==> flow/design.v <==
`timescale 1ns / 1ps
module frequency_divider
    # ( parameter
        freq = 1000
    )
    (
        input  wire clk100MHz,  
        input  wire rst,        
        output reg  clk_div,    
        output wire tick        
    );
    localparam LOOP_COUNTER_AT = 100_000_000 / freq / 2 ;
    reg [clog2(LOOP_COUNTER_AT)-1:0] count;
    always @( posedge(clk100MHz) )
    begin
        if(rst)
        begin : counter_reset
            count   <= 0;
            clk_div <= 1'b0;
        end
        else
        begin : counter_operate
            if (count == (LOOP_COUNTER_AT - 1))
            begin : counter_loop
                count   <= 0;
                clk_div <= ~clk_div;
            end
            else
            begin : counter_increment
                count   <= count + 1;
                clk_div <= clk_div;
            end
        end
    end
    assign tick = (count == (LOOP_COUNTER_AT - 1)) && !clk_div;
    function integer clog2(input integer number);
        begin
            clog2 = 0;
            while (number)
            begin
                clog2  = clog2 + 1;
                number = number >> 1;
            end
        end
    endfunction
endmodule
`timescale 1ns / 1ps
module clock_managment_unit(
    input wire clk,
    input wire rst,
    output wire clk_100MHz,
    output wire clk_40MHz,
    output wire clk_1KHz,
    output wire tick_40MHz,   
    output wire tick_1KHz     
    );
    frequency_divider 
    #(
        .freq(1000000)   
    )    
    my_1K_divider(
        .clk100MHz(clk),
        .rst(rst),
        .clk_div(clk_1KHz),
        .tick(tick_1KHz)
    );
    frequency_divider 
    #(
        .freq(40000000)
    )    
    my_40M_divider(
        .clk100MHz(clk),
        .rst(rst),
        .clk_div(clk_40MHz),
        .tick(tick_40MHz)
    );
     assign clk_100MHz =clk;
endmodule
`timescale 1ns / 1ps
module sensor_handler(
    input wire clk,
    input wire rst,
    input wire [3:0] sensors,
    output reg [10:0] position
    );
reg [10:0] position_nxt;
always @(posedge clk) begin
    if(rst)
        position <= 0;
    else 
        position <= position_nxt;
end
always @(*) begin
    case(sensors)
    4'b1001:    position_nxt = 500;
    4'b0111:    position_nxt = 1000;
    4'b0011:    position_nxt = 750;
    4'b1110:    position_nxt = 1;
    4'b1100:    position_nxt = 250;
    4'b1011:    position_nxt = 625;
    4'b1101:    position_nxt = 375;
    4'b0001:    position_nxt = 666;
    4'b1000:    position_nxt = 333;
    default:    position_nxt = 1023;    
endcase
end
endmodule
`timescale 1ns / 1ps
module pid(
    input wire clk,
    input wire en,   
    input wire rst,
    input wire [10:0] position,
    input wire kp_sw, ki_sw, kd_sw,  
    output reg [10:0] pid_output
    );
reg signed [10:0] error, error_nxt, error_sum, error_sum_nxt, error_dif, error_dif_nxt, error_prev;
reg signed [12:0] p, p_nxt, i, i_nxt, d, d_nxt;
reg signed [10:0] output_loaded_nxt, output_buf, output_buf_nxt;
localparam  
    K_P      = 1,
    K_P_DEN  = 2,
    K_I      = 5,
    K_I_DEN  = 100,
    K_D      = 1,
    K_D_DEN  = 200,
    TIME_DIV = 100;
always @(posedge clk) begin
    if(rst) begin
        error         <= 0;
        error_sum     <= 0;
        error_dif     <= 0;
        error_prev    <= 0;
        p             <= 0;
        i             <= 0;
        d             <= 0;
        output_buf    <= 0;
        pid_output    <= 0;
    end
    else if(en) begin 
        error         <= error_nxt;
        error_sum     <= error_sum_nxt;
        error_dif     <= error_dif_nxt;
        error_prev    <= error;
        p             <= p_nxt;
        i             <= i_nxt;
        d             <= d_nxt;
        output_buf    <= output_buf_nxt;
        pid_output    <= output_loaded_nxt;
    end
end
always @(*) begin
    error_nxt = 500 - position;
    error_sum_nxt = (error == 0) ? 0 : (error_sum + error);
    error_dif_nxt = error - error_prev;
    p_nxt = kp_sw ? (K_P * error)/K_P_DEN : 0;
    i_nxt = ki_sw ? (K_I * error_sum)/(TIME_DIV * K_I_DEN) : 0;
    d_nxt = kd_sw ? (K_D * error_dif * TIME_DIV)/K_D_DEN : 0;
    output_buf_nxt = p + i + d + 500;
    if(output_buf < 0) output_loaded_nxt = 0;
    else if(output_buf > 1000) output_loaded_nxt = 0;
    else output_loaded_nxt = output_buf;
end
endmodule
`timescale 1ns / 1ps
module servo_handler(
    input  wire clk,
    input  wire en,   
    input  wire rst,
    input  wire [10:0] pid_output,
    output reg  [7:0] servo_l,
    output reg  [7:0] servo_r
    );
reg [7:0] servo_l_nxt;
reg [7:0] servo_r_nxt;
reg [3:0] state,state_nxt;
reg [20:0] counter,counter_nxt;
reg [10:0] pid_buf;
localparam        
    idle              = 3'b000,
    turn_left         = 3'b001,
    turn_right        = 3'b010,
    stop              = 3'b111,
    servo_l_on        = 8'd157,
    servo_r_on        = 8'd137,
    servo_off         = 1'd0;
always @(posedge clk) begin
    if(rst) begin
        servo_l <=0;
        servo_r <=0;
        state   <=0;
        counter <=0;
        pid_buf <=0;
    end
    else if(en) begin
        servo_l <= servo_l_nxt;
        servo_r <= servo_r_nxt;
        state   <= state_nxt;
        counter <= counter_nxt;
        pid_buf <= pid_output;
    end
end
always @(*) begin
    servo_l_nxt = 0;
    servo_r_nxt = 0;
    counter_nxt = 0;
    case (state)
        idle: begin 
            counter_nxt=0;          
            if(pid_buf == 239) begin
                state_nxt =stop;
            end
            else if(pid_buf > 500) begin
                state_nxt=turn_left;
            end  
            else if(pid_buf < 500) begin
                state_nxt=turn_right;
            end
            else begin
                state_nxt=idle;
                servo_l_nxt = servo_l_on;
                servo_r_nxt = servo_r_on; 
            end    
        end      
        turn_right: begin
            counter_nxt=counter+1;
            servo_l_nxt = servo_l_on;
            servo_r_nxt =servo_off;
            if(counter >= pid_buf)
                state_nxt=idle;
            else
                state_nxt=turn_right;
        end
        turn_left: begin
            counter_nxt=counter+1;
            servo_l_nxt = servo_off;
            servo_r_nxt =servo_r_on;
            if(pid_buf < 500 || counter >= pid_buf - 500)
                state_nxt=idle;
            else
                state_nxt=turn_left;
        end
        stop: begin
            servo_l_nxt = servo_off;
            servo_r_nxt =servo_off;
            if(pid_buf == 239)
                state_nxt =stop;
            else 
                state_nxt=idle;
        end     
        default: state_nxt=idle;        
    endcase    
end
endmodule
`timescale 1ns / 1ps
module servo_to_PWM(
   input wire clk,
   input wire rst,
   input wire [7:0] servo_L,
   input wire [7:0] servo_R,
   output reg PWM_L,
   output reg PWM_R
   );
reg PWM_L_nxt;
reg PWM_R_nxt;
reg [19:0] counter,counter_nxt;
reg [20:0] servo_l_mul,servo_r_mul;
reg [7:0] servo_L_buf, servo_R_buf;
always@ (posedge clk) begin
   if(rst) begin
      counter <=0;
      PWM_L   <=0;
      PWM_R   <=0;
   end
   else begin
      counter <=counter_nxt;
      PWM_L   <=PWM_L_nxt;
      PWM_R   <=PWM_R_nxt;
   end
end 
always @* begin
   servo_l_mul =servo_L *1000;
   servo_r_mul =servo_R *1000;
   counter_nxt = counter+1;
   if(counter > 1000000) begin
      counter_nxt=0;
   end
   if(counter > servo_l_mul) begin
      PWM_L_nxt=0;
   end
   else begin
      PWM_L_nxt =1;
   end
   if(counter >servo_r_mul) begin
      PWM_R_nxt=0;
   end
   else begin
      PWM_R_nxt =1;
   end
end 
endmodule
`timescale 1ns / 1ps
module main(
    input wire clk,
    input wire rst,
    input wire [3:0] sensor,
    input wire [2:0] sw,
    output wire [1:0] servo
    );
wire [7:0] Servo_R;
wire [7:0] Servo_L;
wire clk_40MHz;
wire clk_1KHz;
wire clk_100MHz;
wire tick_40MHz;
wire tick_1KHz;
wire [10:0] pid_output, position;
servo_handler my_servo (
    .clk(clk_100MHz),
    .en(tick_1KHz),
    .rst(rst),
    .servo_l(Servo_L),
    .servo_r(Servo_R),
    .pid_output(pid_output)
);       
servo_to_PWM my_PWM(
    .clk(clk_100MHz),
    .rst(rst),
    .servo_L(Servo_L),
    .servo_R(Servo_R),
    .PWM_L(servo[0]),
    .PWM_R(servo[1])
);
clock_managment_unit my_clk(
.clk(clk),
.rst(rst),
.clk_100MHz(clk_100MHz),
.clk_40MHz(clk_40MHz),
.clk_1KHz(clk_1KHz),
.tick_40MHz(tick_40MHz),
.tick_1KHz(tick_1KHz)
);
pid my_pid(
    .kp_sw(sw[0]),
    .ki_sw(sw[1]),
    .kd_sw(sw[2]),
    .clk(clk_100MHz),
    .en(tick_40MHz),
    .rst(rst),
    .position(position),
    .pid_output(pid_output)
);
sensor_handler my_sensors(
    .clk(clk_100MHz),
    .rst(rst),
    .sensors(sensor),
    .position(position)
);
endmodule
== Step by step through the tools: main ==
Module main before and after one edit of its RTL, step after step.
Lines under "unedited" count in the file above, lines under "edited" in the edited file.
"difference" is "edited" less "unedited", of the values as shown.
Operators: Yosys type, input widths -> output width; for muxes data width and select width s.
Not given: n/a
Design
  design top: main
  clock: clk
  standard-cell library: sky130hd
  library corner: tt_025C_1v80

== Diff ==
The edit as a unified diff against the file above.
The edit is scripted, without regard to the design's behaviour, which it may alter; it was not made to optimise anything.
begin of diff
@@ -86,7 +86,4 @@
 reg [10:0] position_nxt;
 always @(posedge clk) begin
-    if(rst)
-        position <= 0;
-    else 
         position <= position_nxt;
 end
end of diff

== Word-level counts ==
Yosys after proc, flatten, opt, wreduce and memory -nomap, before mapping. Enables and synchronous resets that opt folds into registers are not counted as muxes. Memory bits, and registers merged into a memory's read port (data or address), are not among the register bits. Print and check cells are not counted. Equal cells are merged and count once.
Yosys's memory passes give these memory sizes; they may raise the number of words (mostly to a power of two), join words into wider ones and drop unused or constant bits.
Cells by class
  $lt $le $gt $ge: unedited 9, edited 9, difference 0
  reductions and logical operators: unedited 11, edited 11, difference 0
  add/subtract/negate cells: unedited 12, edited 12, difference 0
  equal/unequal tests: unedited 5, edited 5, difference 0
  multiply operators: unedited 4, edited 4, difference 0
  muxes and demuxes: unedited 24, edited 24, difference 0
  bitwise gates (word level): unedited 4, edited 4, difference 0
  shift operators: unedited 0, edited 0, difference 0
  divide/modulo/power cells: unedited 2, edited 2, difference 0
Operator kinds equal on both sides are left out: 45.
Bit counts
  memory bits (read-only): unedited 160, edited 160, difference 0
  word width x clocked read ports: unedited 10, edited 10, difference 0
  output and inout bits: unedited 2, edited 2, difference 0
  register bits: unedited 193, edited 193, difference 0
  memory bits (writable): unedited 0, edited 0, difference 0
  word-level cells: unedited 94, edited 94, difference 0
  input port bits: unedited 9, edited 9, difference 0
  memory cells: unedited 1, edited 1, difference 0
  latch bits: unedited 0, edited 0, difference 0
Memory list
  words x width with read and write ports: unedited 16 x 10 bit 1R0W, edited 16 x 10 bit 1R0W

== Longest topological paths ==
Yosys ltp: most cells in a row. Word level: on the elaborated netlist, between registers, memories and ports. Mapped: between sequential cells and ports; inverters and the memories' decode and read muxes count.
Depth
  depth in word-level cells: unedited 5, edited 5, difference 0
  ABC_AREA: unedited 0, edited 0
  gate-level depth with buffers: unedited 54, edited 56, difference +2
  gate-level depth less buffers: unedited 46, edited 47, difference +1

== After synthesis ==
Yosys stat after the flow's synthesis: flattened, memories mapped to cells. It holds for the ABC_AREA given above (unset counts as 0); a run with the other value may have another netlist.
Cells by type
  sky130_fd_sc_hd__nor2_1: unedited 208, edited 191, difference -17
  sky130_fd_sc_hd__nand4_1: unedited 22, edited 34, difference +12
  sky130_fd_sc_hd__a22oi_1: unedited 43, edited 32, difference -11
  sky130_fd_sc_hd__a211oi_1: unedited 29, edited 18, difference -11
  sky130_fd_sc_hd__and2_1: unedited 14, edited 23, difference +9
  sky130_fd_sc_hd__o211a_1: unedited 14, edited 5, difference -9
  sky130_fd_sc_hd__xor2_1: unedited 65, edited 73, difference +8
  sky130_fd_sc_hd__nand3_1: unedited 68, edited 61, difference -7
  sky130_fd_sc_hd__nor4_1: unedited 16, edited 23, difference +7
  sky130_fd_sc_hd__o21a_1: unedited 14, edited 21, difference +7
  sky130_fd_sc_hd__o22ai_1: unedited 14, edited 7, difference -7
  sky130_fd_sc_hd__buf_1: unedited 2, edited 9, difference +7
  sky130_fd_sc_hd__a211o_1: unedited 11, edited 5, difference -6
  sky130_fd_sc_hd__and4_1: unedited 5, edited 11, difference +6
  sky130_fd_sc_hd__a31oi_1: unedited 18, edited 23, difference +5
  sky130_fd_sc_hd__o31ai_1: unedited 8, edited 13, difference +5
  sky130_fd_sc_hd__buf_4: unedited 4, edited 9, difference +5
  sky130_fd_sc_hd__a21oi_2: unedited 3, edited 8, difference +5
Cell types equal on both sides are left out: 30.
Not every row of either side is listed.
Mapped netlist
  synthesis area (mm²): unedited 0.0165596, edited 0.0166822, difference +0.0001226
  buffer cells: unedited 79, edited 93, difference +14
  flip-flops: unedited 176, edited 176, difference 0
  cell count: unedited 2101, edited 2110, difference +9
By module: a second synthesis without flattening, with its own total; a netlist apart from the flattened one above.
Second synthesis, totals
  cells (unflattened synthesis): unedited 2472, edited 2480, difference +8
  area (unflattened synthesis) (mm²): unedited 0.0199854, edited 0.0201506, difference +0.0001652
Each row is one instance without its submodules.
By module, unedited
  pid: sequential area 0.0019619 mm², area 0.0121091 mm², times used 1, cells 1577
  servo_to_PWM: sequential area 0.0004404 mm², area 0.0043679 mm², times used 1, cells 488
  servo_handler: sequential area 0.0007607 mm², area 0.002625 mm², times used 1, cells 312
  sensor_handler: sequential area 0.0002002 mm², area 0.0005218 mm², times used 1, cells 57
  frequency_divider #(freq=1000000): sequential area 0.0001401 mm², area 0.000294 mm², times used 1, cells 31
  frequency_divider #(freq=40000000): sequential area 0.00004 mm², area 0.0000601 mm², times used 1, cells 6
  clock_managment_unit: sequential area 0 mm², area 0.0000075 mm², times used 1, cells 1
  main: sequential area 0 mm², area 0 mm², times used 1, cells 0
By module, edited
  pid: sequential area 0.0019619 mm², area 0.0121091 mm², times used 1, cells 1577
  servo_to_PWM: sequential area 0.0004404 mm², area 0.0045431 mm², times used 1, cells 508
  servo_handler: sequential area 0.0007607 mm², area 0.002625 mm², times used 1, cells 312
  sensor_handler: sequential area 0.0002002 mm², area 0.0005117 mm², times used 1, cells 45
  frequency_divider #(freq=1000000): sequential area 0.0001401 mm², area 0.000294 mm², times used 1, cells 31
  frequency_divider #(freq=40000000): sequential area 0.00004 mm², area 0.0000601 mm², times used 1, cells 6
  clock_managment_unit: sequential area 0 mm², area 0.0000075 mm², times used 1, cells 1
  main: sequential area 0 mm², area 0 mm², times used 1, cells 0

== Timing after synthesis ==
OpenSTA on the mapped netlist: ideal clock, no wires. The path of least setup slack (recovery checks aside). Input and output delay are each 20% of the period. Register names are those of the netlist, which keeps one name where synthesis merged equal registers.
Timing after synthesis
  path type: unedited register to register, edited register to register
  start point: unedited register my_pid.error_dif[2], edited register my_pid.error_dif[2]
  end point: unedited register my_pid.d[10], edited register my_pid.d[10]
  path slack (ps): unedited 1975, edited 1774, difference -201
  setup time (ps): unedited 128, edited 117, difference -11
  clock period (ps): unedited 14000, edited 14000, difference 0
  data required time (ps): unedited 13872, edited 13883, difference +11
  stages on the path: unedited 50, edited 48, difference -2
  buffers on the path: unedited 3, edited 1, difference -2
  data arrival time (ps): unedited 11897, edited 12109, difference +212
  delay of the path (ps): unedited 12025, edited 12226, difference +201
  period reached after synthesis (ps): unedited 12025, edited 12226, difference +201
"delay of the path" is the arrival time less input delay plus setup time.
"stages on the path" counts driving pins, that of a launching flip-flop among them; a cell with two outputs on the path counts twice.
"period reached after synthesis" is the clock period less the worst setup slack; recovery checks do not enter. This is arithmetic on one report: input and output delays are still those of the set period (20% each).
Between the ends stands the longest chain of elaborated cells between them, by number of cells; it is not shown to be the way that was timed. Of several equally long chains one is given.
Each line given opens the expression or statement behind the cell; cells for indexed reads and writes are added by Yosys, which also makes memories of some case tables.
On the way, after synthesis, unedited
  cell sequence: sky130_fd_sc_hd__dfxtp_1 > sky130_fd_sc_hd__inv_1 > sky130_fd_sc_hd__ha_1 > sky130_fd_sc_hd__fa_1 > sky130_fd_sc_hd__ha_1 > sky130_fd_sc_hd__ha_1 > sky130_fd_sc_hd__fa_1 > sky130_fd_sc_hd__or4_4 > sky130_fd_sc_hd__nor3_2 > sky130_fd_sc_hd__o21a_2 > sky130_fd_sc_hd__or4b_1 > sky130_fd_sc_hd__o31ai_2 > sky130_fd_sc_hd__a22oi_2 > sky130_fd_sc_hd__o21ai_1 > sky130_fd_sc_hd__a32oi_2 > sky130_fd_sc_hd__o31a_2 > sky130_fd_sc_hd__o211a_1 > sky130_fd_sc_hd__a211o_1 > (+14 left out) > sky130_fd_sc_hd__a21oi_2 > sky130_fd_sc_hd__mux2_2 > sky130_fd_sc_hd__o31ai_2 > sky130_fd_sc_hd__o211a_1 > sky130_fd_sc_hd__nand4b_1 > sky130_fd_sc_hd__a31oi_4 > sky130_fd_sc_hd__o21ai_2 > sky130_fd_sc_hd__mux2_4 > sky130_fd_sc_hd__a21oi_1 > sky130_fd_sc_hd__nor2_1 > sky130_fd_sc_hd__or2_2 > sky130_fd_sc_hd__a21oi_1 > sky130_fd_sc_hd__nor2_1 > sky130_fd_sc_hd__ha_1 > sky130_fd_sc_hd__a41oi_1 > sky130_fd_sc_hd__xnor2_1 > sky130_fd_sc_hd__a22oi_1 > sky130_fd_sc_hd__nor2_1
  cells in the longest elaborated chain: 3
RTL lines, path after synthesis, unedited
  start: declaration: line 117  | reg signed [10:0] error, error_nxt, error_sum, error_sum_nxt, error_dif, error_dif_nxt, error_prev;
  start: assignment: line 132  | error_dif     <= 0;
  start: assignment: line 143  | error_dif     <= error_dif_nxt;
  $mul 11x6->17: line 158  | d_nxt = kd_sw ? (K_D * error_dif * TIME_DIV)/K_D_DEN : 0;
  $div 32x9->32: line 158
  $mux 11: line 158
  end: assignment: line 136  | d             <= 0;
  end: assignment: line 147  | d             <= d_nxt;
  end: declaration: line 118  | reg signed [12:0] p, p_nxt, i, i_nxt, d, d_nxt;
On the way, after synthesis, edited
  cell sequence: sky130_fd_sc_hd__dfxtp_1 > sky130_fd_sc_hd__inv_1 > sky130_fd_sc_hd__ha_1 > sky130_fd_sc_hd__fa_1 > sky130_fd_sc_hd__ha_1 > sky130_fd_sc_hd__ha_1 > sky130_fd_sc_hd__fa_1 > sky130_fd_sc_hd__a211oi_2 > sky130_fd_sc_hd__o21a_1 > sky130_fd_sc_hd__o21ai_1 > sky130_fd_sc_hd__o311ai_2 > sky130_fd_sc_hd__nor3_1 > sky130_fd_sc_hd__and4_1 > sky130_fd_sc_hd__a311oi_4 > sky130_fd_sc_hd__nand2_1 > sky130_fd_sc_hd__a21oi_2 > sky130_fd_sc_hd__mux2_1 > sky130_fd_sc_hd__nor4bb_2 > (+12 left out) > sky130_fd_sc_hd__a211oi_2 > sky130_fd_sc_hd__o21a_1 > sky130_fd_sc_hd__o21ai_2 > sky130_fd_sc_hd__a21oi_2 > sky130_fd_sc_hd__mux2i_1 > sky130_fd_sc_hd__a2bb2oi_1 > sky130_fd_sc_hd__mux2_2 > sky130_fd_sc_hd__o41ai_4 > sky130_fd_sc_hd__a21oi_1 > sky130_fd_sc_hd__o311a_1 > sky130_fd_sc_hd__a21oi_1 > sky130_fd_sc_hd__mux2i_1 > sky130_fd_sc_hd__o2111a_1 > sky130_fd_sc_hd__ha_1 > sky130_fd_sc_hd__and3_1 > sky130_fd_sc_hd__a41oi_1 > sky130_fd_sc_hd__xnor2_1 > sky130_fd_sc_hd__a22o_1
  cells in the longest elaborated chain: 3
RTL lines, path after synthesis, edited
  start: declaration: line 114  | reg signed [10:0] error, error_nxt, error_sum, error_sum_nxt, error_dif, error_dif_nxt, error_prev;
  start: assignment: line 129  | error_dif     <= 0;
  start: assignment: line 140  | error_dif     <= error_dif_nxt;
  $mul 11x6->17: line 155  | d_nxt = kd_sw ? (K_D * error_dif * TIME_DIV)/K_D_DEN : 0;
  $div 32x9->32: line 155
  $mux 11: line 155
  end: assignment: line 133  | d             <= 0;
  end: assignment: line 144  | d             <= d_nxt;
  end: declaration: line 115  | reg signed [12:0] p, p_nxt, i, i_nxt, d, d_nxt;

== Worst path after layout ==
Path of least setup slack in the final report of each run of pair A (OpenROAD, finished layout, wires in). Where an end is a register, its clock arrival counts in the times.
The report prints the path's times to 10 ps; the period is as set.
Timing post-layout
  path type: unedited register to register, edited register to register
  start point: unedited register my_pid.error_dif[2], edited register my_pid.error_dif[2]
  end point: unedited register my_pid.d[10], edited register my_pid.d[10]
  data arrival time (ps): unedited 13570, edited 13510, difference -60
  setup time (ps): unedited 130, edited 100, difference -30
  data required time (ps): unedited 14290, edited 14340, difference +50
  clock period (ps): unedited 14000, edited 14000, difference 0
  buffers on the path: unedited 2, edited 0, difference -2
  stages on the path: unedited 49, edited 47, difference -2
  path slack (ps): unedited 720, edited 830, difference +110
Between the ends stands the longest chain of elaborated cells between them, by number of cells; it is not shown to be the way that was timed. Of several equally long chains one is given.
On the way, post-layout, unedited
  cell sequence: sky130_fd_sc_hd__dfxtp_1 > sky130_fd_sc_hd__inv_1 > sky130_fd_sc_hd__ha_1 > sky130_fd_sc_hd__fa_1 > sky130_fd_sc_hd__ha_1 > sky130_fd_sc_hd__ha_1 > sky130_fd_sc_hd__fa_1 > sky130_fd_sc_hd__a211oi_2 > sky130_fd_sc_hd__o211ai_1 > sky130_fd_sc_hd__o211ai_2 > sky130_fd_sc_hd__or3b_1 > sky130_fd_sc_hd__or4_1 > sky130_fd_sc_hd__a22oi_2 > sky130_fd_sc_hd__nor2_4 > sky130_fd_sc_hd__o211ai_2 > sky130_fd_sc_hd__mux2i_4 > sky130_fd_sc_hd__nand2_1 > sky130_fd_sc_hd__o32a_1 > (+13 left out) > sky130_fd_sc_hd__buf_4 > sky130_fd_sc_hd__mux2i_1 > sky130_fd_sc_hd__a31oi_1 > sky130_fd_sc_hd__o211a_1 > sky130_fd_sc_hd__o21ai_1 > sky130_fd_sc_hd__a31oi_4 > sky130_fd_sc_hd__o21ai_4 > sky130_fd_sc_hd__mux2_4 > sky130_fd_sc_hd__a21oi_1 > sky130_fd_sc_hd__nor2_1 > sky130_fd_sc_hd__or2_2 > sky130_fd_sc_hd__a21oi_1 > sky130_fd_sc_hd__nor2_1 > sky130_fd_sc_hd__ha_1 > sky130_fd_sc_hd__a41oi_1 > sky130_fd_sc_hd__xnor2_1 > sky130_fd_sc_hd__a22oi_1 > sky130_fd_sc_hd__nor2_1
  cells in the longest elaborated chain: 3
RTL lines, path post-layout, unedited
  start: declaration: line 117  | reg signed [10:0] error, error_nxt, error_sum, error_sum_nxt, error_dif, error_dif_nxt, error_prev;
  start: assignment: line 132  | error_dif     <= 0;
  start: assignment: line 143  | error_dif     <= error_dif_nxt;
  $mul 11x6->17: line 158  | d_nxt = kd_sw ? (K_D * error_dif * TIME_DIV)/K_D_DEN : 0;
  $div 32x9->32: line 158
  $mux 11: line 158
  end: assignment: line 136  | d             <= 0;
  end: assignment: line 147  | d             <= d_nxt;
  end: declaration: line 118  | reg signed [12:0] p, p_nxt, i, i_nxt, d, d_nxt;
On the way, post-layout, edited
  cell sequence: sky130_fd_sc_hd__dfxtp_2 > sky130_fd_sc_hd__inv_1 > sky130_fd_sc_hd__ha_1 > sky130_fd_sc_hd__fa_1 > sky130_fd_sc_hd__ha_1 > sky130_fd_sc_hd__ha_1 > sky130_fd_sc_hd__fa_1 > sky130_fd_sc_hd__a211oi_4 > sky130_fd_sc_hd__o21ba_1 > sky130_fd_sc_hd__o22ai_2 > sky130_fd_sc_hd__a2111oi_4 > sky130_fd_sc_hd__nand4_1 > sky130_fd_sc_hd__a211oi_2 > sky130_fd_sc_hd__a311oi_4 > sky130_fd_sc_hd__a21o_1 > sky130_fd_sc_hd__o21ba_1 > sky130_fd_sc_hd__or2_2 > sky130_fd_sc_hd__nor4b_2 > (+11 left out) > sky130_fd_sc_hd__or3_1 > sky130_fd_sc_hd__a311oi_1 > sky130_fd_sc_hd__nor4_2 > sky130_fd_sc_hd__a211oi_4 > sky130_fd_sc_hd__a31oi_1 > sky130_fd_sc_hd__a2bb2oi_1 > sky130_fd_sc_hd__mux2_2 > sky130_fd_sc_hd__o41ai_4 > sky130_fd_sc_hd__a21oi_1 > sky130_fd_sc_hd__o311a_1 > sky130_fd_sc_hd__a21oi_1 > sky130_fd_sc_hd__mux2i_1 > sky130_fd_sc_hd__o2111a_1 > sky130_fd_sc_hd__ha_1 > sky130_fd_sc_hd__and3_1 > sky130_fd_sc_hd__a41oi_1 > sky130_fd_sc_hd__xnor2_1 > sky130_fd_sc_hd__a22o_1
  cells in the longest elaborated chain: 3
RTL lines, path post-layout, edited
  start: declaration: line 114  | reg signed [10:0] error, error_nxt, error_sum, error_sum_nxt, error_dif, error_dif_nxt, error_prev;
  start: assignment: line 129  | error_dif     <= 0;
  start: assignment: line 140  | error_dif     <= error_dif_nxt;
  $mul 11x6->17: line 155  | d_nxt = kd_sw ? (K_D * error_dif * TIME_DIV)/K_D_DEN : 0;
  $div 32x9->32: line 155
  $mux 11: line 155
  end: assignment: line 133  | d             <= 0;
  end: assignment: line 144  | d             <= d_nxt;
  end: declaration: line 115  | reg signed [12:0] p, p_nxt, i, i_nxt, d, d_nxt;

== Measured runs ==
Both versions went through the flow (Yosys, OpenROAD) with the same settings in each pair. Constraints: input delay and output delay 20% of the set period each, output load 0.01 pF.
Flow settings, pair A
  CORE_UTILIZATION: 40
  period_ns: 14.0
  CAP_MARGIN: 20
  CORE_MARGIN: 2
  SLEW_MARGIN: 20
Measured results, pair A
  lowest setup slack (ps): unedited 723, edited 826, difference +103
  standard-cell area after layout (mm²): unedited 0.0180961, edited 0.0181824, difference +0.0000863
  full die area (mm²): unedited 0.0430417, edited 0.0433556, difference +0.0003139
  netlist area reported by Yosys (mm²): unedited 0.0165596, edited 0.0166822, difference +0.0001226
  period achieved (ps): unedited 13277, edited 13174, difference -103
  sum of negative setup slack (ps): unedited 0, edited 0, difference 0
Flow settings, pair B
  CAP_MARGIN: 0
  CELL_PAD_IN_SITES_GLOBAL_PLACEMENT: 1
  CORE_UTILIZATION: 57
  CTS_CLUSTER_DIAMETER: 321
  MAX_ROUTING_LAYER: met4
  PLACE_DENSITY_LB_ADDON: 0.08
  SETUP_SLACK_MARGIN: 5.0
  period_ns: 23.2
  CORE_MARGIN: 2
  SLEW_MARGIN: 20
Measured results, pair B
  lowest setup slack (ps): unedited 8112, edited 7692, difference -420
  standard-cell area after layout (mm²): unedited 0.0175393, edited 0.0175681, difference +0.0000288
  full die area (mm²): unedited 0.0304311, edited 0.0306513, difference +0.0002202
  netlist area reported by Yosys (mm²): unedited 0.0165596, edited 0.0166822, difference +0.0001226
  period achieved (ps): unedited 15088, edited 15508, difference +420
  sum of negative setup slack (ps): unedited 0, edited 0, difference 0
"period achieved" is the run's clock period less its worst setup slack. It is reckoned from that one timing run; input and output delays stay at 20% of the period that was set.
